==> flow/design.v <==
module ALU (
    input         clk,         
    input         rst,         
    input         i_vld,       
    input  [31:0] i_a,         
    input  [31:0] i_b,         
    input         opcode,      
    output reg [31:0] o_res,   
    output reg    o_res_vld,   
    output reg    overflow     
);
reg         i_vld_stage1;
reg [31:0]  i_a_stage1, i_b_stage1;
reg         opcode_stage1;
always @(posedge clk or posedge rst) begin
    if (rst) begin
        i_vld_stage1  <= 1'b0;
        i_a_stage1    <= 32'b0;
        i_b_stage1    <= 32'b0;
        opcode_stage1 <= 1'b0;
    end else begin
        i_vld_stage1  <= i_vld;
        i_a_stage1    <= i_a;
        i_b_stage1    <= i_b;
        opcode_stage1 <= opcode;
    end
end
reg         opcode_stage2, opcode_stage3, opcode_stage4;
always @(posedge clk or posedge rst) begin
    if (rst) begin
        opcode_stage2 <= 1'b0;
        opcode_stage3 <= 1'b0;
        opcode_stage4 <= 1'b0;
    end else begin
        opcode_stage2 <= opcode_stage1;
        opcode_stage3 <= opcode_stage2;
        opcode_stage4 <= opcode_stage3;
    end
end
wire [31:0] add_res, mul_res;
wire        add_vld, mul_vld;
wire        add_ovf,  mul_ovf;
adder_32bit adder_inst (
    .clk        (clk),
    .rst        (rst),
    .i_vld      (i_vld_stage1),
    .i_a        (i_a_stage1),
    .i_b        (i_b_stage1),
    .o_res      (add_res),
    .o_res_vld  (add_vld),
    .overflow   (add_ovf)
);
multiplier_32bit multiplier_inst (
    .clk        (clk),
    .rst        (rst),
    .i_vld      (i_vld_stage1),
    .i_a        (i_a_stage1),
    .i_b        (i_b_stage1),
    .o_res      (mul_res),
    .o_res_vld  (mul_vld),
    .overflow   (mul_ovf)
);
always @(posedge clk or posedge rst) begin
    if (rst) begin
        o_res     <= 32'b0;
        o_res_vld <= 1'b0;
        overflow  <= 1'b0;
    end else begin
        case (opcode_stage4)
            1'b0: begin   
                o_res     <= add_res;
                o_res_vld <= add_vld;
                overflow  <= add_ovf;
            end
            1'b1: begin   
                o_res     <= mul_res;
                o_res_vld <= mul_vld;
                overflow  <= mul_ovf;
            end
            default: begin
                o_res     <= 32'b0;
                o_res_vld <= 1'b0;
                overflow  <= 1'b0;
            end
        endcase
    end
end
endmodule
module adder_32bit (
    input         clk,
    input         rst,
    input  [31:0] i_a,
    input  [31:0] i_b,
    input         i_vld,
    output reg [31:0] o_res,
    output reg    o_res_vld,
    output reg    overflow
);
wire        sign_a, sign_b;
wire [7:0]  exp_a, exp_b;
wire [23:0] man_a, man_b;   
assign sign_a = i_a[31];
assign sign_b = i_b[31];
assign exp_a  = i_a[30:23];
assign exp_b  = i_b[30:23];
assign man_a = (exp_a == 8'b0) ? {1'b0, i_a[22:0]} : {1'b1, i_a[22:0]};
assign man_b = (exp_b == 8'b0) ? {1'b0, i_b[22:0]} : {1'b1, i_b[22:0]};
wire is_nan_a  = (exp_a == 8'hFF) && (|i_a[22:0]);
wire is_nan_b  = (exp_b == 8'hFF) && (|i_b[22:0]);
wire is_inf_a  = (exp_a == 8'hFF) && (i_a[22:0] == 23'b0);
wire is_inf_b  = (exp_b == 8'hFF) && (i_b[22:0] == 23'b0);
wire is_zero_a = (i_a[30:0] == 31'b0);
wire is_zero_b = (i_b[30:0] == 31'b0);
reg         i_vld_r;
reg         sign_a_r, sign_b_r;
reg  [7:0]  exp_a_r, exp_b_r;
reg  [23:0] man_a_r, man_b_r;
reg         is_nan_a_r, is_nan_b_r;
reg         is_inf_a_r, is_inf_b_r;
reg         is_zero_a_r, is_zero_b_r;
always @(posedge clk or posedge rst) begin
    if (rst) begin
        i_vld_r     <= 1'b0;
        sign_a_r    <= 1'b0; sign_b_r    <= 1'b0;
        exp_a_r     <= 8'b0; exp_b_r     <= 8'b0;
        man_a_r     <= 24'b0; man_b_r    <= 24'b0;
        is_nan_a_r  <= 1'b0; is_nan_b_r  <= 1'b0;
        is_inf_a_r  <= 1'b0; is_inf_b_r  <= 1'b0;
        is_zero_a_r <= 1'b0; is_zero_b_r <= 1'b0;
    end else begin
        i_vld_r     <= i_vld;
        sign_a_r    <= sign_a;    sign_b_r    <= sign_b;
        exp_a_r     <= exp_a;     exp_b_r     <= exp_b;
        man_a_r     <= man_a;     man_b_r     <= man_b;
        is_nan_a_r  <= is_nan_a;  is_nan_b_r  <= is_nan_b;
        is_inf_a_r  <= is_inf_a;  is_inf_b_r  <= is_inf_b;
        is_zero_a_r <= is_zero_a; is_zero_b_r <= is_zero_b;
    end
end
wire [7:0]  exp_diff;
wire [7:0]  shift_amt;
wire [23:0] man_a_aligned, man_b_aligned;
assign exp_diff = (exp_a_r > exp_b_r) ? (exp_a_r - exp_b_r) : (exp_b_r - exp_a_r);
assign shift_amt = (exp_diff > 8'd23) ? 8'd23 : exp_diff;   
assign man_a_aligned = (exp_a_r > exp_b_r) ? man_a_r : (man_a_r >> shift_amt);
assign man_b_aligned = (exp_a_r > exp_b_r) ? (man_b_r >> shift_amt) : man_b_r;
wire [7:0]  exp_larger = (exp_a_r > exp_b_r) ? exp_a_r : exp_b_r;
wire        op_add_sub;   
wire [24:0] sum_raw;      
wire        sign_sum;
assign op_add_sub = sign_a_r ^ sign_b_r;   
assign sum_raw = (sign_a_r == sign_b_r) ? 
                 {1'b0, man_a_aligned} + {1'b0, man_b_aligned} :   
                 (man_a_aligned >= man_b_aligned) ? 
                 {1'b0, man_a_aligned - man_b_aligned} :           
                 {1'b0, man_b_aligned - man_a_aligned};            
assign sign_sum = (sign_a_r == sign_b_r) ? sign_a_r :            
                  (man_a_aligned >= man_b_aligned) ? sign_a_r :  
                  sign_b_r;                                      
wire        add_nan = is_nan_a_r || is_nan_b_r ||
                      ((is_inf_a_r && is_inf_b_r) && (sign_a_r != sign_b_r));
reg         i_vld_r2;
reg [24:0]  sum_raw_r;
reg         sign_sum_r;
reg [7:0]   exp_larger_r;
reg         is_nan_r, is_inf_r, is_zero_r;
always @(posedge clk or posedge rst) begin
    if (rst) begin
        i_vld_r2    <= 1'b0;
        sum_raw_r   <= 25'b0;
        sign_sum_r  <= 1'b0;
        exp_larger_r <= 8'b0;
        is_nan_r    <= 1'b0;
        is_inf_r    <= 1'b0;
        is_zero_r   <= 1'b0;
    end else begin
        i_vld_r2    <= i_vld_r;
        sum_raw_r   <= sum_raw;
        sign_sum_r  <= sign_sum;
        exp_larger_r <= exp_larger;
        is_nan_r    <= add_nan;
        is_inf_r    <= (is_inf_a_r || is_inf_b_r) && !add_nan;
        is_zero_r   <= is_zero_a_r && is_zero_b_r;
    end
end
reg  [23:0] man_norm;
reg  [7:0]  exp_norm;
reg         overflow_norm;
always @(*) begin
    man_norm    = sum_raw_r[23:0];
    exp_norm    = exp_larger_r;
    overflow_norm = 1'b0;
    if (sum_raw_r[24:0] == 25'b0) begin
        man_norm = 24'b0;
        exp_norm = 8'b0;
    end
    else if (~sum_raw_r[24] && ~sum_raw_r[23]) begin   
        if (sum_raw_r[22]) begin
            man_norm = sum_raw_r[23:0] << 1;
            exp_norm = exp_larger_r - 1;
        end else if (sum_raw_r[21]) begin
            man_norm = sum_raw_r[23:0] << 2;
            exp_norm = exp_larger_r - 2;
        end else if (sum_raw_r[20]) begin
            man_norm = sum_raw_r[23:0] << 3;
            exp_norm = exp_larger_r - 3;
        end else if (sum_raw_r[19]) begin
            man_norm = sum_raw_r[23:0] << 4;
            exp_norm = exp_larger_r - 4;
        end else if (sum_raw_r[18]) begin
            man_norm = sum_raw_r[23:0] << 5;
            exp_norm = exp_larger_r - 5;
        end else if (sum_raw_r[17]) begin
            man_norm = sum_raw_r[23:0] << 6;
            exp_norm = exp_larger_r - 6;
        end else begin
            man_norm = sum_raw_r[23:0] << 7;
            exp_norm = exp_larger_r - 7;
        end
    end
    else if (sum_raw_r[24]) begin
        man_norm = sum_raw_r[24:1];
        exp_norm = exp_larger_r + 1;
        overflow_norm = (exp_norm == 8'hFF);   
    end
    if (exp_norm == 8'hFF) overflow_norm = 1'b1;
end
always @(posedge clk or posedge rst) begin
    if (rst) begin
        o_res     <= 32'b0;
        o_res_vld <= 1'b0;
        overflow  <= 1'b0;
    end else if (i_vld_r2) begin
        if (is_nan_r) begin
            o_res <= 32'h7FC0_0000;   
            overflow <= 1'b1;
        end
        else if (is_inf_r) begin
            o_res <= {sign_sum_r, 8'hFF, 23'b0};   
            overflow <= 1'b1;
        end
        else if (is_zero_r) begin
            o_res <= {sign_sum_r, 31'b0};   
            overflow <= 1'b0;
        end
        else if (overflow_norm) begin
            o_res <= {sign_sum_r, 8'hFF, 23'b0};   
            overflow <= 1'b1;
        end
        else begin
            o_res <= {sign_sum_r, exp_norm, man_norm[22:0]};
            overflow <= 1'b0;
        end
        o_res_vld <= 1'b1;
    end else begin
        o_res_vld <= 1'b0;
        o_res     <= 32'b0;
        overflow  <= 1'b0;
    end
end
endmodule
module multiplier_32bit (
    input         clk,
    input         rst,
    input  [31:0] i_a,
    input  [31:0] i_b,
    input         i_vld,
    output reg [31:0] o_res,
    output reg    o_res_vld,
    output reg    overflow
);
wire        sign_a, sign_b;
wire [7:0]  exp_a, exp_b;
wire [23:0] man_a, man_b;
assign sign_a = i_a[31];
assign sign_b = i_b[31];
assign exp_a  = i_a[30:23];
assign exp_b  = i_b[30:23];
assign man_a  = (exp_a == 8'b0) ? {1'b0, i_a[22:0]} : {1'b1, i_a[22:0]};
assign man_b  = (exp_b == 8'b0) ? {1'b0, i_b[22:0]} : {1'b1, i_b[22:0]};
wire is_nan_a  = (exp_a == 8'hFF) && (|i_a[22:0]);
wire is_nan_b  = (exp_b == 8'hFF) && (|i_b[22:0]);
wire is_inf_a  = (exp_a == 8'hFF) && (i_a[22:0] == 23'b0);
wire is_inf_b  = (exp_b == 8'hFF) && (i_b[22:0] == 23'b0);
wire is_zero_a = (i_a[30:0] == 31'b0);
wire is_zero_b = (i_b[30:0] == 31'b0);
reg         i_vld_r;
reg         sign_a_r, sign_b_r;
reg  [7:0]  exp_a_r, exp_b_r;
reg  [23:0] man_a_r, man_b_r;
reg         is_nan_a_r, is_nan_b_r;
reg         is_inf_a_r, is_inf_b_r;
reg         is_zero_a_r, is_zero_b_r;
always @(posedge clk or posedge rst) begin
    if (rst) begin
        i_vld_r     <= 1'b0;
        sign_a_r    <= 1'b0; sign_b_r    <= 1'b0;
        exp_a_r     <= 8'b0; exp_b_r     <= 8'b0;
        man_a_r     <= 24'b0; man_b_r    <= 24'b0;
        is_nan_a_r  <= 1'b0; is_nan_b_r  <= 1'b0;
        is_inf_a_r  <= 1'b0; is_inf_b_r  <= 1'b0;
        is_zero_a_r <= 1'b0; is_zero_b_r <= 1'b0;
    end else begin
        i_vld_r     <= i_vld;
        sign_a_r    <= sign_a;    sign_b_r    <= sign_b;
        exp_a_r     <= exp_a;     exp_b_r     <= exp_b;
        man_a_r     <= man_a;     man_b_r     <= man_b;
        is_nan_a_r  <= is_nan_a;  is_nan_b_r  <= is_nan_b;
        is_inf_a_r  <= is_inf_a;  is_inf_b_r  <= is_inf_b;
        is_zero_a_r <= is_zero_a; is_zero_b_r <= is_zero_b;
    end
end
wire [47:0] product_raw;   
wire        sign_res;
wire [7:0]  exp_raw;
wire [7:0]  exp_calc;
wire        overflow_calc;
wire [23:0] man_rounded;
wire [22:0] man_final;
assign sign_res = sign_a_r ^ sign_b_r;   
assign product_raw = man_a_r * man_b_r;  
assign exp_raw = exp_a_r + exp_b_r - 8'd127;
wire product_msb = product_raw[47];   
wire [47:0] product_shifted = product_msb ? product_raw >> 1 : product_raw;
assign exp_calc = product_msb ? exp_raw + 1 : exp_raw;
wire guard_bit    = product_shifted[23];
wire sticky_bit   = |product_shifted[22:0];
wire round_up     = guard_bit && (sticky_bit || product_shifted[24]);
assign man_rounded = product_shifted[47:24] + round_up;
wire carry_round = man_rounded[23];   
assign man_final = carry_round ? man_rounded[23:1] : man_rounded[22:0];
wire [7:0] exp_final = carry_round ? exp_calc + 1 : exp_calc;
assign overflow_calc = (exp_final == 8'hFF) || (exp_raw > 8'd254);
wire        mul_nan = is_nan_a_r || is_nan_b_r ||
                      ((is_inf_a_r && is_zero_b_r) || (is_zero_a_r && is_inf_b_r));
reg         i_vld_r2;
reg         sign_res_r;
reg [7:0]   exp_final_r;
reg [22:0]  man_final_r;
reg         overflow_calc_r;
reg         is_nan_r, is_inf_r, is_zero_r;
always @(posedge clk or posedge rst) begin
    if (rst) begin
        i_vld_r2        <= 1'b0;
        sign_res_r      <= 1'b0;
        exp_final_r     <= 8'b0;
        man_final_r     <= 23'b0;
        overflow_calc_r <= 1'b0;
        is_nan_r        <= 1'b0;
        is_inf_r        <= 1'b0;
        is_zero_r       <= 1'b0;
    end else begin
        i_vld_r2        <= i_vld_r;
        sign_res_r      <= sign_res;
        exp_final_r     <= exp_final;
        man_final_r     <= man_final;
        overflow_calc_r <= overflow_calc;
        is_nan_r        <= mul_nan;
        is_inf_r        <= (is_inf_a_r || is_inf_b_r) && !mul_nan;
        is_zero_r       <= is_zero_a_r || is_zero_b_r;
    end
end
always @(posedge clk or posedge rst) begin
    if (rst) begin
        o_res     <= 32'b0;
        o_res_vld <= 1'b0;
        overflow  <= 1'b0;
    end else if (i_vld_r2) begin
        if (is_nan_r) begin
            o_res <= 32'h7FC0_0000;   
            overflow <= 1'b1;
        end
        else if (is_inf_r) begin
            o_res <= {sign_res_r, 8'hFF, 23'b0};   
            overflow <= 1'b1;
        end
        else if (is_zero_r) begin
            o_res <= {sign_res_r, 31'b0};   
            overflow <= 1'b0;
        end
        else if (overflow_calc_r) begin
            o_res <= {sign_res_r, 8'hFF, 23'b0};   
            overflow <= 1'b1;
        end
        else begin
            o_res <= {sign_res_r, exp_final_r, man_final_r};
            overflow <= 1'b0;
        end
        o_res_vld <= 1'b1;
    end else begin
        o_res_vld <= 1'b0;
        o_res     <= 32'b0;
        overflow  <= 1'b0;
    end
end
endmodule
Step by step through the tools: ALU

Tool output for the design above, in the order of the flow.
Line numbers count from 1 in the design file above.
Library cell names are shortened.
A cell with n/a has no value.

Top module: ALU
Clock input: clk
Standard-cell library: sky130hd
Timing corner: tt_025C_1v80

Word level

Counts by Yosys on the flattened word-level netlist (proc, flatten, opt, wreduce; memories kept). Register bits leave out memories and registers merged into their read ports (data or address); mux counts leave out enables and synchronous resets folded into registers. Print and check cells are left out. Cells with the same type and inputs are merged into one.

$mul: 1
Shifts and indexed selects: 2
Add/sub/neg operators: 18
Equality and inequality tests: 7
Reduce/logical cells: 33
Multiplexer cells: 60
Bitwise logic cells: 4
Div/mod/pow operators: 0
$lt $le $gt $ge: 4

Operator list:

| operator                                                            | number |
| 24-bit by 24-bit multiplier with 48-bit output                      | 1 |
| 23-bit two-way mux                                                  | 10 |
| 31-bit two-way mux                                                  | 6 |
| 32-bit two-way mux                                                  | 4 |
| 24-bit two-way mux                                                  | 5 |
| 8-bit two-way mux                                                   | 14 |
| 23-bit OR reduction                                                 | 3 |
| 32-bit case mux with 2-bit select                                   | 1 |
| 31-bit logical NOT                                                  | 2 |
| 24-bit subtractor                                                   | 2 |
| 24-bit by 8-bit right shift with 24-bit output                      | 2 |
| 47-bit two-way mux                                                  | 1 |
| 23-bit logical NOT                                                  | 2 |
| 8-bit == test (second input constant)                               | 5 |
| 8-bit by 3-bit subtractor with 8-bit output (second input constant) | 4 |
| 24-bit by 24-bit adder with 25-bit output                           | 1 |
| 25-bit logical NOT                                                  | 1 |
| 25-bit two-way mux                                                  | 1 |
| 24-bit by 1-bit adder with 24-bit output                            | 1 |
| 24-bit >= comparator                                                | 1 |
| 8-bit by 1-bit adder with 8-bit output (second input constant)      | 3 |
| 1-bit two-way mux                                                   | 17 |
| 8-bit by 2-bit subtractor with 8-bit output (second input constant) | 2 |
| 8-bit subtractor                                                    | 2 |
| 8-bit logical NOT                                                   | 2 |
| 1-bit logical AND                                                   | 13 |
| 1-bit logical OR                                                    | 8 |
| 8-bit by 1-bit subtractor with 8-bit output (second input constant) | 1 |

Not listed: further kinds 11, cells in them 14.

Output and inout bits: 34
Bits in latches: 0
Cells after elaboration: 171
Register bits after elaboration: 317
Memories: 0
Word width x clocked read ports: 0
Bits in writable memories: 0
ROM bits: 0

Longest topological paths

Depth = most cells in a row (Yosys ltp): at word level without a register or memory, in the mapped netlist without a sequential cell, where the memories' decode and read muxes count.

Word-level depth: 16
ABC_AREA: 0
Gate-level depth with buffers: 38
Gate-level depth less buffers: 33

Mapped cells and area

Yosys stat after the flow's synthesis: flattened, memories mapped to cells. It holds for the ABC_AREA given above (unset counts as 0); a run with the other value may have another netlist.

Sequential area: 0.0079326 mm²
Mapped flip-flops: 317
Mapped area: 0.0395054 mm²
Standard cells after synthesis: 4469

Cells by type:

| cell     | number | area in all (µm²) |
| fa_1     | 488    | 9769.37 |
| dfrtp_1  | 317    | 7.93E+03 |
| ha_1     | 289    | 3.62E+03 |
| inv_1    | 659    | 2.47E+03 |
| and2_1   | 318    | 1.99E+03 |
| nand2_1  | 528    | 1.98E+03 |
| a21oi_1  | 209    | 1.05E+03 |
| o21ai_0  | 177    | 885.85 |
| clkbuf_1 | 235    | 882.096 |
| nor2_1   | 217    | 814.531 |
| mux2i_1  | 74     | 740.71 |
| xnor2_1  | 83     | 726.947 |
| mux2_2   | 53     | 596.822 |
| a211oi_1 | 75     | 563.04 |
| a21o_1   | 49     | 367.853 |
| a22oi_1  | 41     | 307.795 |
| o211ai_1 | 36     | 270.259 |
| xor2_1   | 29     | 253.994 |

Not listed: further types 89, cells in them 592.
By module: a second synthesis without flattening, with its own total; a netlist apart from the flattened one above.

Cells (unflattened synthesis): 4636
Area total of the unflattened synthesis: 0.0422405 mm²

Rows give one instance, submodules left out.

Modules:

| module           | area (mm²) | cells | seq. area (mm²) | instances |
| multiplier_32bit | 0.0257372  | 2795  | 0.0036035       | 1 |
| adder_32bit      | 0.0133553  | 1699  | 0.0036285       | 1 |
| ALU              | 0.003148   | 142   | 0.0025775       | 1 |

Path before layout

OpenSTA on the mapped netlist: ideal clock, no wires. The path of least setup slack (recovery checks aside). Input and output delay are each 20% of the period. Register names are those of the netlist, which keeps one name where synthesis merged equal registers.

Path type: register to register
Start: register (name not given)
End: register multiplier_inst.man_final_r[17]
Slack: 0.058 ns
Stages on the path: 37
Path delay: 8.942 ns
Data required time: 8.862 ns
Period: 9.0 ns
Arrival time: 8.804 ns
Synthesis period reached: 8.942 ns

"path delay" = arrival - input delay + setup time.
"stages on the path" counts driving pins, that of a launching flip-flop among them; a cell with two outputs on the path counts twice.
"synthesis period reached" is the clock period less the worst setup slack; recovery checks do not enter. This is arithmetic on one report: input and output delays are still those of the set period (20% each).
The rows between start and end are the longest chain of elaborated cells between them; the timing report does not say that the signal goes this way. Where chains are equally long, one stands for them.
Each line given opens the expression or statement behind the cell; cells for indexed reads and writes are added by Yosys, which also makes memories of some case tables.

Path through: dfrtp_1 > clkbuf_1 > clkbuf_1 > nand2_1 > fa_1 > inv_1 > fa_1 > inv_1 > fa_1 > fa_1 > inv_1 > fa_1 > fa_1 > inv_1 > fa_1 > inv_1 > ha_1 > buf_2 > and3_1 > and2_1 > and3_1 > o2111a_1 > nor4_4 > nor3_1 > o21ai_2 > clkbuf_1 > clkbuf_1 > buf_1 > nor2_1 > a21oi_1 > ha_1 > o2111a_1 > o2111ai_1 > nor4b_1 > o32ai_1 > nand2_1 > o211ai_1
Length of the longest elaborated chain: 7

RTL lines, path after synthesis:

| what                                           | RTL line | RTL |
| 24-bit by 24-bit multiplier with 48-bit output | 321      |  |
| 47-bit two-way mux                             | 324      |  |
| 23-bit OR reduction                            | 327      |  |
| 1-bit logical OR                               | 328      |  |
| 1-bit logical AND                              | 328      |  |
| 24-bit by 1-bit adder with 24-bit output       | 329      |  |
| 23-bit two-way mux                             | 331      | `assign man_final = carry_round ? man_rounded[23:1] : man_rounded[22:0];` |
| end, assigned                                  | 347      | `man_final_r     <= 23'b0;` |
| end, assigned                                  | 356      | `man_final_r     <= man_final;` |
| end, declared                                  | 339      | `reg [22:0]  man_final_r;` |

Timing after layout

Path of least setup slack in the final report of job 1 (OpenROAD, finished layout, wires in). Where an end is a register, its clock arrival counts in the times.

Path type: register to register
Start: register (name not given)
End: register multiplier_inst.overflow_calc_r
Slack: 3.12 ns
Period: 11.7 ns
Arrival time: 9.09 ns
Stages on the path: 35
Data required time: 12.22 ns

The rows between start and end are the longest chain of elaborated cells between them; the timing report does not say that the signal goes this way. Where chains are equally long, one stands for them.

Path through: dfrtp_4 > buf_4 > and2_1 > fa_1 > inv_1 > fa_1 > inv_1 > fa_1 > inv_1 > fa_1 > inv_1 > fa_1 > fa_1 > inv_1 > fa_1 > inv_1 > ha_2 > and3_1 > and2_1 > and3_4 > o2111a_2 > nor4_4 > o21ai_2 > and3_4 > buf_4 > buf_4 > xnor2_2 > inv_1 > ha_1 > and4_1 > nand4_1 > nor4b_4 > xnor2_1 > nand2_1 > o41ai_2
Length of the longest elaborated chain: 9

RTL lines, path post-layout:

| what                                           | RTL line | RTL |
| 24-bit by 24-bit multiplier with 48-bit output | 321      |  |
| 47-bit two-way mux                             | 324      |  |
| 23-bit OR reduction                            | 327      |  |
| 1-bit logical OR                               | 328      |  |
| 1-bit logical AND                              | 328      |  |
| 24-bit by 1-bit adder with 24-bit output       | 329      |  |
| 8-bit two-way mux                              | 332      | `wire [7:0] exp_final = carry_round ? exp_calc + 1 : exp_calc;` |
| 8-bit == test                                  | 333      | `assign overflow_calc = (exp_final == 8'hFF) \|\| (exp_raw > 8'd254);` |
| 1-bit logical OR                               | 333      |  |
| end, assigned                                  | 348      | `overflow_calc_r <= 1'b0;` |
| end, assigned                                  | 357      | `overflow_calc_r <= overflow_calc;` |
| end, declared                                  | 340      | `reg         overflow_calc_r;` |

Some nets on the timed path still bear RTL names; the line given drives or declares the net.

Nets with RTL names, path post-layout:

| net                          | RTL line |
| multiplier_inst.exp_final[6] | 332 |

FLOW RESULTS
============

Flow measurements of ALU on sky130hd: 4 stored runs with different settings, listed in no order. Input and output delays are each 20% of the period that was set; the output load is 0.01 pF.
A setting shown as n/a is not set for that run.

| item                                   | job 1     | job 2     | job 3     | job 4     |
| CELL_PAD_IN_SITES_DETAIL_PLACEMENT     | 1         | n/a       | n/a       | n/a       |
| CORE_UTILIZATION                       | 36        | 40        | 40        | 40        |
| GPL_ROUTABILITY_DRIVEN                 | 0         | n/a       | 1         | 0         |
| MAX_ROUTING_LAYER                      | met5      | n/a       | n/a       | n/a       |
| PLACE_DENSITY_LB_ADDON                 | 0.06      | n/a       | 0.17      | n/a       |
| SETUP_SLACK_MARGIN                     | 2.84      | 0.55      | 0.96      | n/a       |
| SLEW_MARGIN                            | 5         | 20        | 5         | 20        |
| period_ns                              | 11.7      | 8.8       | 9.0       | 9.0       |
| CAP_MARGIN                             | 20        | 20        | 20        | 20        |
| CORE_MARGIN                            | 2         | 2         | 2         | 2         |
| PLACE_DENSITY                          | n/a       | 0.6       | n/a       | n/a       |
| ABC_AREA                               | n/a       | n/a       | 1         | 1         |
| CELL_PAD_IN_SITES_GLOBAL_PLACEMENT     | n/a       | n/a       | 1         | 1         |
| CORE_ASPECT_RATIO                      | n/a       | n/a       | 1.8       | 1.8       |
| CTS_CLUSTER_DIAMETER                   | n/a       | n/a       | 39        | n/a       |
| HOLD_SLACK_MARGIN                      | n/a       | n/a       | 0.24      | 0.24      |
| standard-cell area after routing (mm²) | 0.0449306 | 0.046397  | 0.0471452 | 0.0456275 |
| die area (mm²)                         | 0.112403  | 0.101293  | 0.106835  | 0.106835  |
| final utilization (%)                  | 41.3      | 47.3      | 45.7      | 44.2      |
| post-synthesis cell area (mm²)         | 0.0395054 | 0.0395054 | 0.0416499 | 0.0416499 |
| worst setup slack after layout (ns)    | 3.124     | 0.604     | 1.286     | 0.448     |
